==> flow/design.v <==
module arctan #
	(
		parameter integer C_S00_AXIS_TDATA_WIDTH	= 32,
		parameter integer C_M00_AXIS_TDATA_WIDTH	= 32,
    parameter integer ITERATIONS = 16
	)
	(
		input wire  s00_axis_aclk, s00_axis_aresetn,
		input wire  s00_axis_tlast, s00_axis_tvalid,
		input wire [C_S00_AXIS_TDATA_WIDTH-1 : 0] s00_axis_tdata,
		input wire [(C_S00_AXIS_TDATA_WIDTH/8)-1: 0] s00_axis_tstrb,
		output logic  s00_axis_tready,
		input wire  m00_axis_aclk, m00_axis_aresetn,
		input wire  m00_axis_tready,
		output logic  m00_axis_tvalid, m00_axis_tlast,
		output logic [C_M00_AXIS_TDATA_WIDTH-1 : 0] m00_axis_tdata,
		output logic [(C_M00_AXIS_TDATA_WIDTH/8)-1: 0] m00_axis_tstrb
	);
  parameter int PI_15 = 102943;
  logic m00_axis_tvalid_reg, m00_axis_tlast_reg;
  logic [C_M00_AXIS_TDATA_WIDTH-1 : 0] m00_axis_tdata_reg;
  logic [(C_M00_AXIS_TDATA_WIDTH/8)-1: 0] m00_axis_tstrb_reg;
  logic signed [(C_S00_AXIS_TDATA_WIDTH/2)-1:0] x_pipe [ITERATIONS-1:0];
  logic signed [(C_S00_AXIS_TDATA_WIDTH/2)-1:0] y_pipe [ITERATIONS-1:0];
  logic signed [(C_S00_AXIS_TDATA_WIDTH)-1:0] phase [ITERATIONS-1:0];
  logic [ITERATIONS-1:0] valid_pipe, tlast_pipe;
  logic [(C_S00_AXIS_TDATA_WIDTH/8)-1:0] strobe_pipe [ITERATIONS-1:0];
  assign s00_axis_tready = m00_axis_tready || ~valid_pipe[ITERATIONS-1];
  assign m00_axis_tvalid = valid_pipe[ITERATIONS-1];
  assign m00_axis_tlast = tlast_pipe[ITERATIONS-1];
  assign m00_axis_tstrb = strobe_pipe[ITERATIONS-1];
  logic signed [(C_S00_AXIS_TDATA_WIDTH/2)-1:0] atan_lut [ITERATIONS-1:0];
  always_comb begin
        atan_lut[0] = 16'h6487;   
        atan_lut[1] = 16'h3B58;   
        atan_lut[2] = 16'h1F5B;   
        atan_lut[3] = 16'h0FEA;   
        atan_lut[4] = 16'h07FD;   
        atan_lut[5] = 16'h03FF;   
        atan_lut[6] = 16'h01FF;   
        atan_lut[7] = 16'h00FF;   
        atan_lut[8] = 16'h007F;   
        atan_lut[9] = 16'h003F;   
        atan_lut[10] = 16'h001F;   
        atan_lut[11] = 16'h000F;   
        atan_lut[12] = 16'h0007;   
        atan_lut[13] = 16'h0003;   
        atan_lut[14] = 16'h0001;   
        atan_lut[15] = 16'h0000;   
  end
  wire signed [(C_S00_AXIS_TDATA_WIDTH/2)-1:0] x_in = s00_axis_tdata[(C_S00_AXIS_TDATA_WIDTH/2)-1: 0];
  wire signed [(C_S00_AXIS_TDATA_WIDTH/2)-1:0] y_in = s00_axis_tdata[C_S00_AXIS_TDATA_WIDTH-1:(C_S00_AXIS_TDATA_WIDTH/2)];
  assign m00_axis_tdata = phase[ITERATIONS-1];
  always_ff @(posedge s00_axis_aclk)begin
    if (s00_axis_aresetn==0)begin
      for (int i = 0; i < ITERATIONS; i++) begin
                x_pipe[i] <= '0;
                y_pipe[i] <= '0;
                phase[i] <= '0;
                valid_pipe[i] <= 1'b0;
                strobe_pipe[i] <= '0;
                tlast_pipe[i] <= 1'b0;
      end
    end else begin
      if (s00_axis_tready)begin
        if (s00_axis_tvalid) begin
            if ((x_in < 0 ) && (y_in< 0)) begin
              x_pipe[0] <= -x_in;
              y_pipe[0] <= -y_in;
              phase[0] <= -PI_15;
            end else if ((x_in < 0 ) && (y_in >= 0)) begin
              x_pipe[0] <= -x_in;
              y_pipe[0] <= -y_in;
              phase[0] <= PI_15;
            end else begin
              x_pipe[0] <= x_in;
              y_pipe[0] <= y_in;
              phase[0] <= '0;
            end
            valid_pipe[0] <= 1'b1;
            tlast_pipe[0] <= s00_axis_tlast;
            strobe_pipe[0] <= s00_axis_tstrb;
        end else begin
            valid_pipe[0] <= 1'b0;
            tlast_pipe[0] <= 1'b0;
            strobe_pipe[0] <= '0;
        end
        for (int i = 1; i < ITERATIONS; i++) begin
            if (valid_pipe[i-1]) begin
              if (y_pipe[i-1] >= 0) begin
                x_pipe[i] <= x_pipe[i-1] + (y_pipe[i-1] >>> i-1);
                y_pipe[i] <= y_pipe[i-1] - (x_pipe[i-1] >>> i-1);
                phase[i] <= phase[i-1] + atan_lut[i-1];
              end else begin
                x_pipe[i] <= x_pipe[i-1] - (y_pipe[i-1] >>> i-1);
                y_pipe[i] <= y_pipe[i-1] + (x_pipe[i-1] >>> i-1);
                phase[i] <= phase[i-1] - atan_lut[i-1];
              end
              valid_pipe[i] <= valid_pipe[i-1];
              strobe_pipe[i] <= strobe_pipe[i-1];
              tlast_pipe[i] <= tlast_pipe[i-1];
            end else begin
              valid_pipe[i] <= 0;
              strobe_pipe[i] <= 0;
              tlast_pipe[i] <= 0;
            end
        end
      end
    end
  end
endmodule
# Tool chain data of arctan
# The steps from the RTL of arctan to its reports follow in flow order.
# Line numbers count from 1 in the design file above.
# Cell names lack the library's common part.
# Not given: n/a
# setup
top_module	arctan
clk_port	s00_axis_aclk
cell_library	sky130hd
corner	tt_025C_1v80

# After elaboration
# Yosys after proc, flatten, opt, wreduce and memory -nomap, before mapping. Enables and synchronous resets that opt folds into registers are not counted as muxes. Print and check cells are not counted. Equal cells are merged and count once.
# bits
reg_bits	1072
inputBits	43
out_inout_bits	39
# classes
n_addsub	85
compare	18
muxes	96
bitwise	1
reduce_and_logical	19
# op_table
op	count
two-way mux 32 bit	16
two-way mux 16 bit	31
>= comparator 16 x 1 -> 1 bit (second input constant)	16
two-way mux 4 bit	16
< comparator 16 x 1 -> 1 bit (second input constant)	2
adder 16 x 10 -> 16 bit	2
subtractor 16 x 10 -> 16 bit	2
adder 16 x 11 -> 16 bit	2
subtractor 16 x 11 -> 16 bit	2
adder 16 x 12 -> 16 bit	2
subtractor 16 x 12 -> 16 bit	2
adder 16 x 13 -> 16 bit	2
subtractor 16 x 13 -> 16 bit	2
adder 16 x 14 -> 16 bit	2
subtractor 16 x 14 -> 16 bit	2
adder 16 x 15 -> 16 bit	2
subtractor 16 x 15 -> 16 bit	2
subtractor 16 bit	2
adder 16 x 4 -> 16 bit	2
subtractor 16 x 4 -> 16 bit	2
adder 16 x 5 -> 16 bit	2
subtractor 16 x 5 -> 16 bit	2
adder 16 x 6 -> 16 bit	2
subtractor 16 x 6 -> 16 bit	2
adder 16 x 7 -> 16 bit	2
subtractor 16 x 7 -> 16 bit	2
adder 16 x 8 -> 16 bit	2
subtractor 16 x 8 -> 16 bit	2
# Not listed: further kinds 42, cells in them 92.

# Logic depth
# Depth = most cells in a row (Yosys ltp): at word level without a register or memory, in the mapped netlist without a sequential cell, where the memories' decode and read muxes count.
# logic_depth
ltp_word	4
ABC_AREA	0
ltp_mapped	22
depth_no_buf	17

# After synthesis
# Source: synth_stat.txt of the flow (Yosys; design flattened, memories mapped). It holds for the ABC_AREA given above (unset counts as 0); a run with the other value may have another netlist.
# Totals and module areas in this step are rounded.
# mapped
mapped_cells	10398
mapped_area_mm2	0.076
ffs	1001
buffers	686
# by_type
cell_type	count	type_area_um2
dfxtp_1	1001	2E+04
ha_1	603	7.54E+03
nand2_1	1662	6.24E+03
a21oi_1	1145	5.73E+03
xnor2_1	650	5692.96
nor2_1	796	2.99E+03
xor2_1	328	2.87E+03
clkbuf_1	585	2.2E+03
nand3_1	379	1.9E+03
o21ai_0	368	1.84E+03
a211oi_1	177	1.33E+03
a21o_1	170	1.28E+03
nor3_1	249	1.25E+03
inv_1	319	1.2E+03
mux2i_1	91	910.874
o21ai_1	164	820.787
or3_1	119	744.464
o31ai_1	87	653.126
# Other cell types: 80; their cells: 1505.

# Timing after synthesis
# Path of least setup slack by OpenSTA after synthesis, without wires, with an ideal clock, recovery checks aside; 20% of the period is set as input and as output delay. Where synthesis merged equal registers, the netlist keeps one of their names.
# synth_timing
path_type	register -> register
start	register y_pipe[11][15]
end	register x_pipe[12][14]
clock_period_ns	5.0
setup_time_ns	0.127
t_first_pin_ns	0.000
arrival_ns	4.710
required_time_ns	4.873
slack_ns	0.163
path_delay_ns	4.837
path_stages	21
synth_period_reached_ns	4.837
# "path_delay_ns" is the arrival time less input delay plus setup time.
# "path_stages" counts driving pins, that of a launching flip-flop among them; a cell with two outputs on the path counts twice.
# "synth_period_reached_ns" is the clock period less the worst setup slack; recovery checks do not enter. This is arithmetic on one report: input and output delays are still those of the set period (20% each).
# Between the ends stands the longest chain of elaborated cells between them, by number of cells; it is not shown to be the way that was timed. Of several equally long chains one is given.
# A line is the first line of the expression or statement that the cell stems from. Yosys adds cells for indexed reads and writes and turns some case tables into memories.
# A register here has more assigning lines than the two given.
# synth_between
path_cell_list	dfxtp_1 -> clkbuf_1 -> clkbuf_1 -> clkbuf_1 -> buf_1 -> clkbuf_1 -> clkbuf_1 -> buf_1 -> o21ai_0 -> fa_1 -> a21o_1 -> a21oi_1 -> o21bai_1 -> a21oi_1 -> o21bai_1 -> a41o_1 -> o41a_1 -> nand3_1 -> nand2_1 -> nand4b_1 -> o211ai_1
elab_chain_len	2
cells_between	4
cone_lines	3
cone_classes	2 x add/sub; 1 x compare; 1 x mux
# synth_lines
item	line	text
from (decl)	24	logic signed [(C_S00_AXIS_TDATA_WIDTH/2)-1:0] y_pipe [ITERATIONS-1:0];
from (assign)	92	y_pipe[i] <= y_pipe[i-1] - (x_pipe[i-1] >>> i-1);
from (assign)	96	y_pipe[i] <= y_pipe[i-1] + (x_pipe[i-1] >>> i-1);
subtractor 16 x 5 -> 16 bit	95	x_pipe[i] <= x_pipe[i-1] - (y_pipe[i-1] >>> i-1);
two-way mux 16 bit	90	if (y_pipe[i-1] >= 0) begin
to (assign)	91	x_pipe[i] <= x_pipe[i-1] + (y_pipe[i-1] >>> i-1);
to (assign)	95
to (decl)	23	logic signed [(C_S00_AXIS_TDATA_WIDTH/2)-1:0] x_pipe [ITERATIONS-1:0];

# Path in the finished layout
# From the final timing report of flow run 1: the path of least setup slack in the routed layout; clock arrival at registers is part of the times.
# layout_timing
path_type	register -> register
start	register y_pipe[8][8]
end	register x_pipe[9][15]
clock_period_ns	4.47
setup_time_ns	0.10
t_first_pin_ns	0.75
arrival_ns	4.72
required_time_ns	5.11
slack_ns	0.39
path_stages	17
# Between the ends stands the longest chain of elaborated cells between them, by number of cells; it is not shown to be the way that was timed. Of several equally long chains one is given.
# A register here has more assigning lines than the two given.
# layout_between
path_cell_list	dfxtp_1 -> inv_1 -> ha_1 -> nand2_1 -> o21ai_0 -> ha_1 -> a21o_1 -> a21oi_1 -> o21bai_1 -> a211oi_1 -> o31ai_1 -> o41ai_1 -> o211ai_1 -> nor3_1 -> nor3b_1 -> a211o_1 -> a22o_1
elab_chain_len	2
cells_between	4
cone_lines	3
cone_classes	2 x add/sub; 1 x compare; 1 x mux
# layout_lines
item	line	text
from (decl)	24	logic signed [(C_S00_AXIS_TDATA_WIDTH/2)-1:0] y_pipe [ITERATIONS-1:0];
from (assign)	92	y_pipe[i] <= y_pipe[i-1] - (x_pipe[i-1] >>> i-1);
from (assign)	96	y_pipe[i] <= y_pipe[i-1] + (x_pipe[i-1] >>> i-1);
subtractor 16 x 8 -> 16 bit	95	x_pipe[i] <= x_pipe[i-1] - (y_pipe[i-1] >>> i-1);
two-way mux 16 bit	90	if (y_pipe[i-1] >= 0) begin
to (assign)	91	x_pipe[i] <= x_pipe[i-1] + (y_pipe[i-1] >>> i-1);
to (assign)	95
to (decl)	23	logic signed [(C_S00_AXIS_TDATA_WIDTH/2)-1:0] x_pipe [ITERATIONS-1:0];

## Implementation results

Design arctan on sky130hd. What follows are 2 stored runs of the flow, each under its own settings; their order means nothing. The constraints put input and output delay at 20% of the set period each and load the outputs with 0.01 pF.
"achieved_clock_period_ns" means the clock period less the worst setup slack. The figure is calculated, with input and output delays left at 20% of the set period.
"worst_setup_path_time_ns": the worst setup path's part of the clock period (all of it between registers, 20% less for each end at a port) less its slack. A launch clock that arrives late makes it longer, a capture clock that arrives late makes it shorter.
"design_power_uw": no workload was simulated; the value follows from the tool's default switching activity.
The measured numbers are rounded.

Flow run 1, flow files:
==> flow/run.sh <==
#!/bin/bash
# the make line also repeats the synthesis and layout settings of config.mk as NAME=value (left out here)
make -C /OpenROAD-flow-scripts/flow DESIGN_CONFIG=/design/flow/config.mk WORK_HOME=/design/flow/orfs CLKGATE_MAP_FILE= finish
==> flow/config.mk <==
export PLATFORM = sky130hd
export DESIGN_NAME = arctan
export DESIGN_NICKNAME = arctan
export VERILOG_FILES = /design/flow/design.v
export SDC_FILE = /design/flow/constraint.sdc
export NUM_CORES = 4
export LEC_CHECK = 0
export CAP_MARGIN = 20
export CORE_MARGIN = 2
export CORE_UTILIZATION = 40
export SETUP_SLACK_MARGIN = -0.02
export SLEW_MARGIN = 20
==> flow/constraint.sdc <==
create_clock -name core_clock -period 4.47 [get_ports {s00_axis_aclk}]
set_input_delay 0.8940 -clock core_clock [delete_from_list [all_inputs] [get_ports {s00_axis_aclk}]]
set_output_delay 0.8940 -clock core_clock [all_outputs]
set_load 0.01 [all_outputs]

==> results of flow run 1, as CSV <==
result,value
synth_area_mm2,0.076
final_die_area_mm2,0.19
finalCellArea_mm2,0.083
utilization_pct,44
setup_worst_slack_ns,0.39
setupTns_ns,0.000
fin_hold_ws_ns,0.45
design_power_uw,22000
achieved_clock_period_ns,4.080
worst_setup_path_time_ns,4.08
critical_path_kind,"register -> register"

Flow run 2, flow files:
==> flow/run.sh <==
#!/bin/bash
# the make line also repeats the synthesis and layout settings of config.mk as NAME=value (left out here)
make -C /OpenROAD-flow-scripts/flow DESIGN_CONFIG=/design/flow/config.mk WORK_HOME=/design/flow/orfs CLKGATE_MAP_FILE= finish
==> flow/config.mk <==
export PLATFORM = sky130hd
export DESIGN_NAME = arctan
export DESIGN_NICKNAME = arctan
export VERILOG_FILES = /design/flow/design.v
export SDC_FILE = /design/flow/constraint.sdc
export NUM_CORES = 4
export LEC_CHECK = 0
export CAP_MARGIN = 20
export CORE_MARGIN = 2
export CORE_UTILIZATION = 40
export SLEW_MARGIN = 20
==> flow/constraint.sdc <==
create_clock -name core_clock -period 4.47 [get_ports {s00_axis_aclk}]
set_input_delay 0.8940 -clock core_clock [delete_from_list [all_inputs] [get_ports {s00_axis_aclk}]]
set_output_delay 0.8940 -clock core_clock [all_outputs]
set_load 0.01 [all_outputs]

==> results of flow run 2, as CSV <==
result,value
synth_area_mm2,0.076
final_die_area_mm2,0.19
finalCellArea_mm2,0.083
utilization_pct,44
setup_worst_slack_ns,0.39
setupTns_ns,0.000
fin_hold_ws_ns,0.45
design_power_uw,22000
achieved_clock_period_ns,4.080
worst_setup_path_time_ns,4.08
critical_path_kind,"register -> register"
